==> flow/design.v <==
module cordic_magphase #(
    parameter integer INPUT_WIDTH      = 16,
    parameter integer INT_WIDTH        = 32,
    parameter integer ITERATIONS       = 32,
    parameter integer GAIN_FRAC_BITS   = 28,
    parameter integer OUTPUT_FRAC_BITS = 14
) (
    input  wire                          clk,
    input  wire                          rst_n,
    input  wire                          start,
    input  wire signed [INPUT_WIDTH-1:0] x_in,
    input  wire signed [INPUT_WIDTH-1:0] y_in,
    output reg                           busy,
    output reg                           done,
    output reg  signed [INT_WIDTH-1:0]   magnitude,
    output reg  signed [INT_WIDTH-1:0]   phase
);
    localparam IDLE         = 2'd0;
    localparam ITERATE      = 2'd1;
    localparam POST_PROCESS = 2'd2;
    localparam DONE_STATE   = 2'd3;
    reg [1:0] state, state_next;
    reg signed [INT_WIDTH-1:0] x_reg, y_reg, x_next, y_next;
    reg signed [INT_WIDTH-1:0] z_reg, z_next;
    reg [5:0]                  iter_cnt, iter_cnt_next;
    reg signed [1:0] pi_correction, pi_correction_next;  
    localparam [31:0] PI_CONST32    = 32'h3243F6A8;  
    localparam [31:0] TWOPI_CONST32 = 32'h6487ED51;  
    localparam [31:0] K_INV32       = 32'd162600000;
    localparam signed [INT_WIDTH-1:0] PI_CONST    = {{(INT_WIDTH-32){PI_CONST32[31]}}, PI_CONST32};
    localparam signed [INT_WIDTH-1:0] TWOPI_CONST = {{(INT_WIDTH-32){TWOPI_CONST32[31]}}, TWOPI_CONST32};
    localparam signed [INT_WIDTH-1:0] K_INV       = {{(INT_WIDTH-32){K_INV32[31]}}, K_INV32};
    function signed [31:0] atan_lut;
        input [4:0] idx;
        begin
            case (idx)
                4'd0:  atan_lut = 32'sh0C90FDAA;
                4'd1:  atan_lut = 32'sh076B19C1;
                4'd2:  atan_lut = 32'sh03EB6EBF;
                4'd3:  atan_lut = 32'sh01FD5BA9;
                4'd4:  atan_lut = 32'sh00FFAAE0;
                4'd5:  atan_lut = 32'sh007FF55B;
                4'd6:  atan_lut = 32'sh003FFEA8;
                4'd7:  atan_lut = 32'sh001FFFDA;
                4'd8:  atan_lut = 32'sh000FFFEF;
                4'd9:  atan_lut = 32'sh0007FFFF;
                4'd10: atan_lut = 32'sh0003FFFF;
                4'd11: atan_lut = 32'sh0001FFFF;
                4'd12: atan_lut = 32'sh0000FFFF;
                4'd13: atan_lut = 32'sh00007FFF;
                4'd14: atan_lut = 32'sh00003FFF;
                4'd15: atan_lut = 32'sh00001FFF;  
                5'd16: atan_lut = 32'sh00000FFF;  
                5'd17: atan_lut = 32'sh000007FF;  
                5'd18: atan_lut = 32'sh000003FF;  
                5'd19: atan_lut = 32'sh000001FF;  
                5'd20: atan_lut = 32'sh000000FF;  
                5'd21: atan_lut = 32'sh0000007F;  
                5'd22: atan_lut = 32'sh0000003F;  
                5'd23: atan_lut = 32'sh0000001F;  
                5'd24: atan_lut = 32'sh0000000F;  
                5'd25: atan_lut = 32'sh00000007;  
                5'd26: atan_lut = 32'sh00000003;  
                5'd27: atan_lut = 32'sh00000001;  
                default: atan_lut = 32'sh00000000;  
            endcase
        end
    endfunction
    wire signed [47:0] mag_prod = x_reg * K_INV;  
    wire signed [INT_WIDTH-1:0] mag_corr = mag_prod >>> GAIN_FRAC_BITS;
    reg  signed [INT_WIDTH-1:0] phase_tmp;
    always @(posedge clk or negedge rst_n) begin
        if (!rst_n) begin
            state     <= IDLE;
            busy      <= 1'b0;
            done      <= 1'b0;
            x_reg     <= 0;
            y_reg     <= 0;
            z_reg     <= 0;
            iter_cnt  <= 0;
            magnitude <= 0;
            phase     <= 0;
            pi_correction <= 2'sd0;
        end else begin
            state    <= state_next;
            x_reg    <= x_next;
            y_reg    <= y_next;
            z_reg    <= z_next;
            iter_cnt <= iter_cnt_next;
            pi_correction <= pi_correction_next;
            busy     <= (state_next != IDLE) && (state_next != DONE_STATE);
            done     <= (state_next == DONE_STATE);
            if (state_next == DONE_STATE) begin
                magnitude <= ((mag_corr < 0) ? -mag_corr : mag_corr) << OUTPUT_FRAC_BITS;
                case (pi_correction)
                    -2'sd1: phase_tmp = z_next - PI_CONST;
                    2'sd0:  phase_tmp = z_next;
                    default: phase_tmp = z_next + PI_CONST;
                endcase
                if (phase_tmp > PI_CONST)
                    phase_tmp = phase_tmp - TWOPI_CONST;
                else if (phase_tmp < -PI_CONST)
                    phase_tmp = phase_tmp + TWOPI_CONST;
                phase <= phase_tmp;
            end
        end
    end
    always @* begin
        state_next          = state;
        x_next              = x_reg;
        y_next              = y_reg;
        z_next              = z_reg;
        iter_cnt_next       = iter_cnt;
        pi_correction_next  = pi_correction;
        case (state)
            IDLE, DONE_STATE: begin
                if (start) begin
                    x_next = {{(INT_WIDTH-INPUT_WIDTH){x_in[INPUT_WIDTH-1]}}, x_in};
                    y_next = {{(INT_WIDTH-INPUT_WIDTH){y_in[INPUT_WIDTH-1]}}, y_in};
                    if (x_next < 0) begin
                        x_next = -x_next;
                        y_next = -y_next;
                        pi_correction_next = (y_next >= 0) ? 2'sd1 : -2'sd1;
                    end else begin
                        pi_correction_next = 2'sd0;
                    end
                    z_next        = 0;
                    iter_cnt_next = 0;
                    state_next    = ITERATE;
                end else begin
                    state_next    = IDLE;
                end
            end
            ITERATE: begin
                if (iter_cnt < ITERATIONS) begin
                    if (y_reg >= 0) begin
                        x_next = x_reg + (y_reg >>> iter_cnt);
                        y_next = y_reg - (x_reg >>> iter_cnt);
                        z_next = z_reg + atan_lut(iter_cnt[4:0]);
                    end else begin
                        x_next = x_reg - (y_reg >>> iter_cnt);
                        y_next = y_reg + (x_reg >>> iter_cnt);
                        z_next = z_reg - atan_lut(iter_cnt[4:0]);
                    end
                    iter_cnt_next = iter_cnt + 1'b1;
                    if (iter_cnt == ITERATIONS-1)
                        state_next = POST_PROCESS;
                end else begin
                    state_next = POST_PROCESS;
                end
            end
            POST_PROCESS: begin
                state_next = DONE_STATE;
            end
            default: state_next = IDLE;
        endcase
    end
endmodule
## From RTL to reports: cordic_magphase

What the tools print for cordic_magphase, step after step.
Line numbers count from 1 in the design file above.
Operators: Yosys type, input widths -> output width; for muxes data width and select width s.
Cell names lack the library's common part.
The mark - stands for no value.

- Top module: cordic_magphase
- Clock port: clk
- Cell library: sky130hd
- Corner: tt_025C_1v80

## Word-level counts

Yosys after proc, flatten, opt, wreduce and memory -nomap, before mapping. Memory bits, and registers merged into a memory's read port (data or address), are not among the register bits. Print and check cells are not counted.
Memory sizes are those after Yosys's memory passes, which may raise the word count (mostly to a power of two), join words into wider ones and drop unused or constant bits.

- Bits in latches: 0
- Bits of input ports: 35
- Cells after elaboration: 91
- Memories kept: 2
- Output and inout bits: 66
- Flip-flop bits (word level): 158
- Word width x clocked read ports: 0
- Bits in writable memories: 0
- Memory bits (read-only): 1792

Memories:

| memory | words | width | rd ports | write ports | line | RTL |
|---|---|---|---|---|---|---|
| (no name shown) | 32 | 28 | 1 | 0 | 36 | `case (idx)` |
| (no name shown) | 32 | 28 | 1 | 0 | 36 |  |

- Add/sub/neg operators: 14
- Multipliers: 1
- Magnitude comparators: 7
- Mux-type cells: 36
- Bitwise gates (word level): 2
- Equal/unequal tests: 9
- Divide/modulo/power cells: 0
- Reductions and logical operators: 8
- Shift operators: 2

Operators by type and width:

| cell | count |
|---|---|
| $mul 32x23->42 const B | 1 |
| $mux 32 | 20 |
| $pmux 32 s2 | 3 |
| $add 32x32->32 | 3 |
| $sub 32x32->32 | 3 |
| $pmux 32 s3 | 1 |
| $neg 16->32 | 2 |
| $ge 32x1->1 const B | 2 |
| $sshr 32x6->32 | 2 |
| $add 32x31->32 const B | 1 |
| $sub 32x31->32 const B | 1 |
| $gt 32x31->1 const B | 1 |
| $lt 32x31->1 const B | 1 |
| $add 32x32->32 const B | 1 |
| $sub 32x32->32 const B | 1 |
| $lt 20x1->1 const B | 1 |
| $neg 18->18 | 1 |
| $mux 18 | 1 |
| $lt 16x1->1 const B | 1 |
| $pmux 6 s2 | 1 |
| $mux 6 | 2 |
| $mux 2 | 6 |
| $eq 2x2->1 const B | 4 |
| $ne 2x2->1 const B | 3 |
| $add 6x1->6 const B | 1 |
| $eq 6x5->1 const B | 1 |
| $lt 6x6->1 const B | 1 |
| $pmux 2 s3 | 1 |

Not listed: further kinds 9, cells in them 12.

## Logic depth

Depth = most cells in a row (Yosys ltp): at word level without a register or memory, in the mapped netlist without a sequential cell, where the memories' decode and read muxes count.

- Word-level depth: 14
- ABC_AREA: 0
- Depth in mapped cells: 44
- Mapped depth without buffers: 36

## Mapped cells and area

Source: synth_stat.txt of the flow (Yosys; design flattened, memories mapped). It holds for the ABC_AREA given above (unset counts as 0); a run with the other value may have another netlist.
Totals and module areas in this step are rounded.

- Synthesis area: 29900 µm²
- Standard cells after synthesis: 3625
- Mapped flip-flops: 160
- Sequential part of the area: 4010 µm²

Cells by type:

| type | count | area in all (µm²) |
|---|---|---|
| ha_1 | 355 | 4441.76 |
| dfrtp_1 | 158 | 3.95E+03 |
| fa_1 | 175 | 3503.36 |
| mux4_2 | 69 | 1553.99 |
| a21oi_1 | 275 | 1376.32 |
| xnor2_1 | 155 | 1.36E+03 |
| inv_1 | 355 | 1.33E+03 |
| nand2_1 | 355 | 1.33E+03 |
| o21ai_0 | 209 | 1.05E+03 |
| nor2_1 | 257 | 964.675 |
| xor2_1 | 89 | 779.498 |
| a21o_1 | 72 | 540.518 |
| mux2i_1 | 44 | 440.422 |
| nand3_1 | 87 | 435.418 |
| clkbuf_1 | 115 | 431.664 |
| a31oi_1 | 52 | 325.312 |
| mux2_2 | 27 | 304.042 |
| nor3_1 | 55 | 275.264 |

Other cell types: 97; their cells: 721.

## Timing after synthesis

OpenSTA on the mapped netlist: ideal clock, no wires. The path of least setup slack (recovery checks aside). Input and output delay are each 20% of the period. Register names are those of the netlist, which keeps one name where synthesis merged equal registers.

- Path type: input-to-reg
- Start: input start
- End: register phase[10]
- Input delay: 4.000 ns
- Period: 20.0 ns
- Launch time at the first pin: 4.000 ns
- Path delay: 4.937 ns
- Stages: 23
- Arrival time: 8.812 ns
- Path buffers: 5
- Required time: 19.875 ns
- Path slack: 11.064 ns
- Period reached after synthesis: 8.936 ns

"path delay" is the arrival time less input delay plus setup time.
"stages" counts driving pins, that of a launching flip-flop among them; a cell with two outputs on the path counts twice.
"period reached after synthesis" is the clock period less the worst setup slack; recovery checks do not enter. This is arithmetic on one report: input and output delays are still those of the set period (20% each).
The rows between start and end are the longest chain of elaborated cells between them; the timing report does not say that the signal goes this way. Where chains are equally long, one stands for them.
Each line given opens the expression or statement behind the cell; cells for indexed reads and writes are added by Yosys, which also makes memories of some case tables.

- Cells stage by stage: or3b_1 -> clkbuf_1 -> and2_1 -> clkbuf_1 -> buf_1 -> a22o_1 -> ha_1 -> nor2b_1 -> o31a_1 -> o2111ai_1 -> a21oi_1 -> o21a_1 -> nor4b_1 -> o21ai_0 -> a22oi_1 -> o2111ai_1 -> a211o_1 -> a31oi_2 -> buf_4 -> buf_2 -> o32ai_1 -> xnor2_1 -> mux2_2
- Cells in the longest elaborated chain: 8
- Elaborated cells on any way between the ends: 15
- Those cells by class: add/sub: 4; compare: 2; eq/ne: 1; mux: 8

RTL lines, path post-synthesis:

| element | line | RTL |
|---|---|---|
| start: declaration | 10 | `input  wire                          start,` |
| $mux 32 | 117 | `if (start) begin` |
| $pmux 32 s3 | 115 | `case (state)` |
| $add 32x31->32 | 98 | `default: phase_tmp = z_next + PI_CONST;` |
| $pmux 32 s2 | 95 | `case (pi_correction)` |
| $mux 32 | 93 | `if (state_next == DONE_STATE) begin` |
| $add 32x32->32 | 103 | `phase_tmp = phase_tmp + TWOPI_CONST;` |
| $mux 32 | 102 | `else if (phase_tmp < -PI_CONST)` |
| $mux 32 | 100 | `if (phase_tmp > PI_CONST)` |
| end: assignment | 82 | `phase     <= 0;` |
| end: assignment | 104 | `phase <= phase_tmp;` |
| end: declaration | 16 | `output reg  signed [INT_WIDTH-1:0]   phase` |

## Timing after layout

Path of least setup slack in the final report of job 3 (OpenROAD, finished layout, wires in). Where an end is a register, its clock arrival counts in the times.

- Path type: reg-to-reg
- Start: register iter_cnt[4]
- End: register phase[3]
- Required time: 11.88 ns
- Path slack: 1.26 ns
- Path buffers: 9
- Stages: 37
- Launch time at the first pin: 0.51 ns
- Period: 11.5 ns
- Arrival time: 10.62 ns

The rows between start and end are the longest chain of elaborated cells between them; the timing report does not say that the signal goes this way. Where chains are equally long, one stands for them.
The chain passes a memory read, where the word-level depth is cut; so it can be longer than that depth.

- Cells stage by stage: dfrtp_1 -> clkbuf_1 -> buf_4 -> clkbuf_1 -> clkbuf_1 -> clkbuf_1 -> o21ai_0 -> nand2_1 -> a31oi_1 -> buf_4 -> xor2_2 -> ha_1 -> buf_2 -> a21oi_1 -> o221ai_2 -> o22ai_2 -> o311a_1 -> nor2_1 -> xnor2_1 -> o21ai_0 -> ha_1 -> and3_1 -> and2_1 -> nand2_1 -> a21oi_4 -> o2111ai_1 -> and2_1 -> a221o_1 -> a21oi_1 -> o2111ai_1 -> a211o_1 -> a31oi_2 -> buf_4 -> clkbuf_4 -> o22ai_1 -> xnor2_1 -> a21oi_1
- Cells in the longest elaborated chain: 14
- Elaborated cells on any way between the ends: 29
- Those cells by class: add/sub: 6; compare: 3; eq/ne: 2; mux: 16; memory: 2

RTL lines, path post-layout:

| element | line | RTL |
|---|---|---|
| start: declaration | 25 | `reg [5:0]                  iter_cnt, iter_cnt_next;` |
| start: assignment | 80 | `iter_cnt  <= 0;` |
| start: assignment | 89 | `iter_cnt <= iter_cnt_next;` |
| $mem_v2 32x28 | 36 | `case (idx)` |
| $mux 32 | 136 | `if (y_reg >= 0) begin` |
| $mux 32 | 135 | `if (iter_cnt < ITERATIONS) begin` |
| $mux 32 | 115 | `case (state)` |
| $sub 32x32->32 | 143 | `z_next = z_reg - atan_lut(iter_cnt[4:0]);` |
| $mux 32 | 136 |  |
| $mux 32 | 135 |  |
| $pmux 32 s3 | 115 |  |
| $add 32x31->32 | 98 | `default: phase_tmp = z_next + PI_CONST;` |
| $pmux 32 s2 | 95 | `case (pi_correction)` |
| $mux 32 | 93 | `if (state_next == DONE_STATE) begin` |
| $lt 32x31->1 | 102 | `else if (phase_tmp < -PI_CONST)` |
| $mux 32 | 102 |  |
| $mux 32 | 100 | `if (phase_tmp > PI_CONST)` |
| end: assignment | 82 | `phase     <= 0;` |
| end: assignment | 104 | `phase <= phase_tmp;` |
| end: declaration | 16 | `output reg  signed [INT_WIDTH-1:0]   phase` |

Subject: cordic_magphase on sky130hd, stored results

Hello all,

cordic_magphase through Yosys and OpenROAD on sky130hd: 4 stored runs, unordered, with their settings and measured results. The constraints put input and output delay at 20% of the set period each and load the outputs with 0.01 pF.
"achieved period" is the run's clock period less its worst setup slack. It is reckoned from that one timing run; input and output delays stay at 20% of the period that was set.
By "time of the worst setup path" is meant the share of the clock period that the worst setup path is allowed (20% is reserved at inputs, 20% at outputs), minus its slack. Clock arrival times at its registers enter into it.
Measured values are rounded.

### Job 1

Settings: `CELL_PAD_IN_SITES_DETAIL_PLACEMENT=2`, `CELL_PAD_IN_SITES_GLOBAL_PLACEMENT=2`, `CORE_ASPECT_RATIO=0.93`, `CORE_MARGIN=5`, `CORE_UTILIZATION=58`, `CTS_CLUSTER_DIAMETER=192`, `CTS_CLUSTER_SIZE=16`, `GPL_ROUTABILITY_DRIVEN=0`, `GPL_TIMING_DRIVEN=0`, `HOLD_SLACK_MARGIN=0.03`, `PLACE_DENSITY=0.63`, `SETUP_SLACK_MARGIN=-0.18`, `SLEW_MARGIN=35`, `period_ns=7.12`, `CAP_MARGIN=20`

Stopped before the end: placement reported GPL-0301.

### Job 2

Settings: `ABC_AREA=0`, `CAP_MARGIN=20`, `CELL_PAD_IN_SITES_DETAIL_PLACEMENT=1`, `CELL_PAD_IN_SITES_GLOBAL_PLACEMENT=3`, `CORE_ASPECT_RATIO=0.73`, `CORE_MARGIN=10`, `CORE_UTILIZATION=71`, `CTS_CLUSTER_DIAMETER=367`, `MAX_ROUTING_LAYER=met5`, `MIN_ROUTING_LAYER=met1`, `PLACE_DENSITY_LB_ADDON=0.11`, `SETUP_SLACK_MARGIN=0.49`, `TNS_END_PERCENT=80`, `period_ns=6.44`, `SLEW_MARGIN=20`

Stopped before the end: placement reported FLW-0024.

### Job 3

Settings: `ABC_AREA=0`, `CAP_MARGIN=35`, `CELL_PAD_IN_SITES_DETAIL_PLACEMENT=0`, `CELL_PAD_IN_SITES_GLOBAL_PLACEMENT=1`, `CORE_ASPECT_RATIO=1.18`, `CORE_MARGIN=8`, `CORE_UTILIZATION=55`, `GPL_ROUTABILITY_DRIVEN=0`, `GPL_TIMING_DRIVEN=0`, `PLACE_DENSITY_LB_ADDON=0.23`, `SETUP_SLACK_MARGIN=1.06`, `period_ns=11.5`, `SLEW_MARGIN=20`

- Lowest hold slack: 0.423 ns
- Standard-cell area of the final layout: 32500 µm²
- Total negative slack on setup checks: 0.000 ns
- Die footprint: 62000 µm²
- Netlist area reported by Yosys: 29900 µm²
- Worst slack on setup checks: 1.26 ns
- Time of the worst setup path: 10.24 ns
- Worst setup path kind: reg-to-reg
- Achieved period: 10.243 ns
- Utilization: 60.1 %

### Job 4

Settings: `ABC_AREA=0`, `CAP_MARGIN=0`, `CELL_PAD_IN_SITES_DETAIL_PLACEMENT=1`, `CELL_PAD_IN_SITES_GLOBAL_PLACEMENT=0`, `CORE_ASPECT_RATIO=0.73`, `CORE_MARGIN=10`, `CORE_UTILIZATION=71`, `CTS_CLUSTER_DIAMETER=367`, `MAX_ROUTING_LAYER=met5`, `MIN_ROUTING_LAYER=met2`, `PLACE_DENSITY_LB_ADDON=0.11`, `SETUP_SLACK_MARGIN=0.49`, `TNS_END_PERCENT=80`, `period_ns=6.44`, `SLEW_MARGIN=20`

Stopped before the end: placement reported DPL-0033.

Thanks
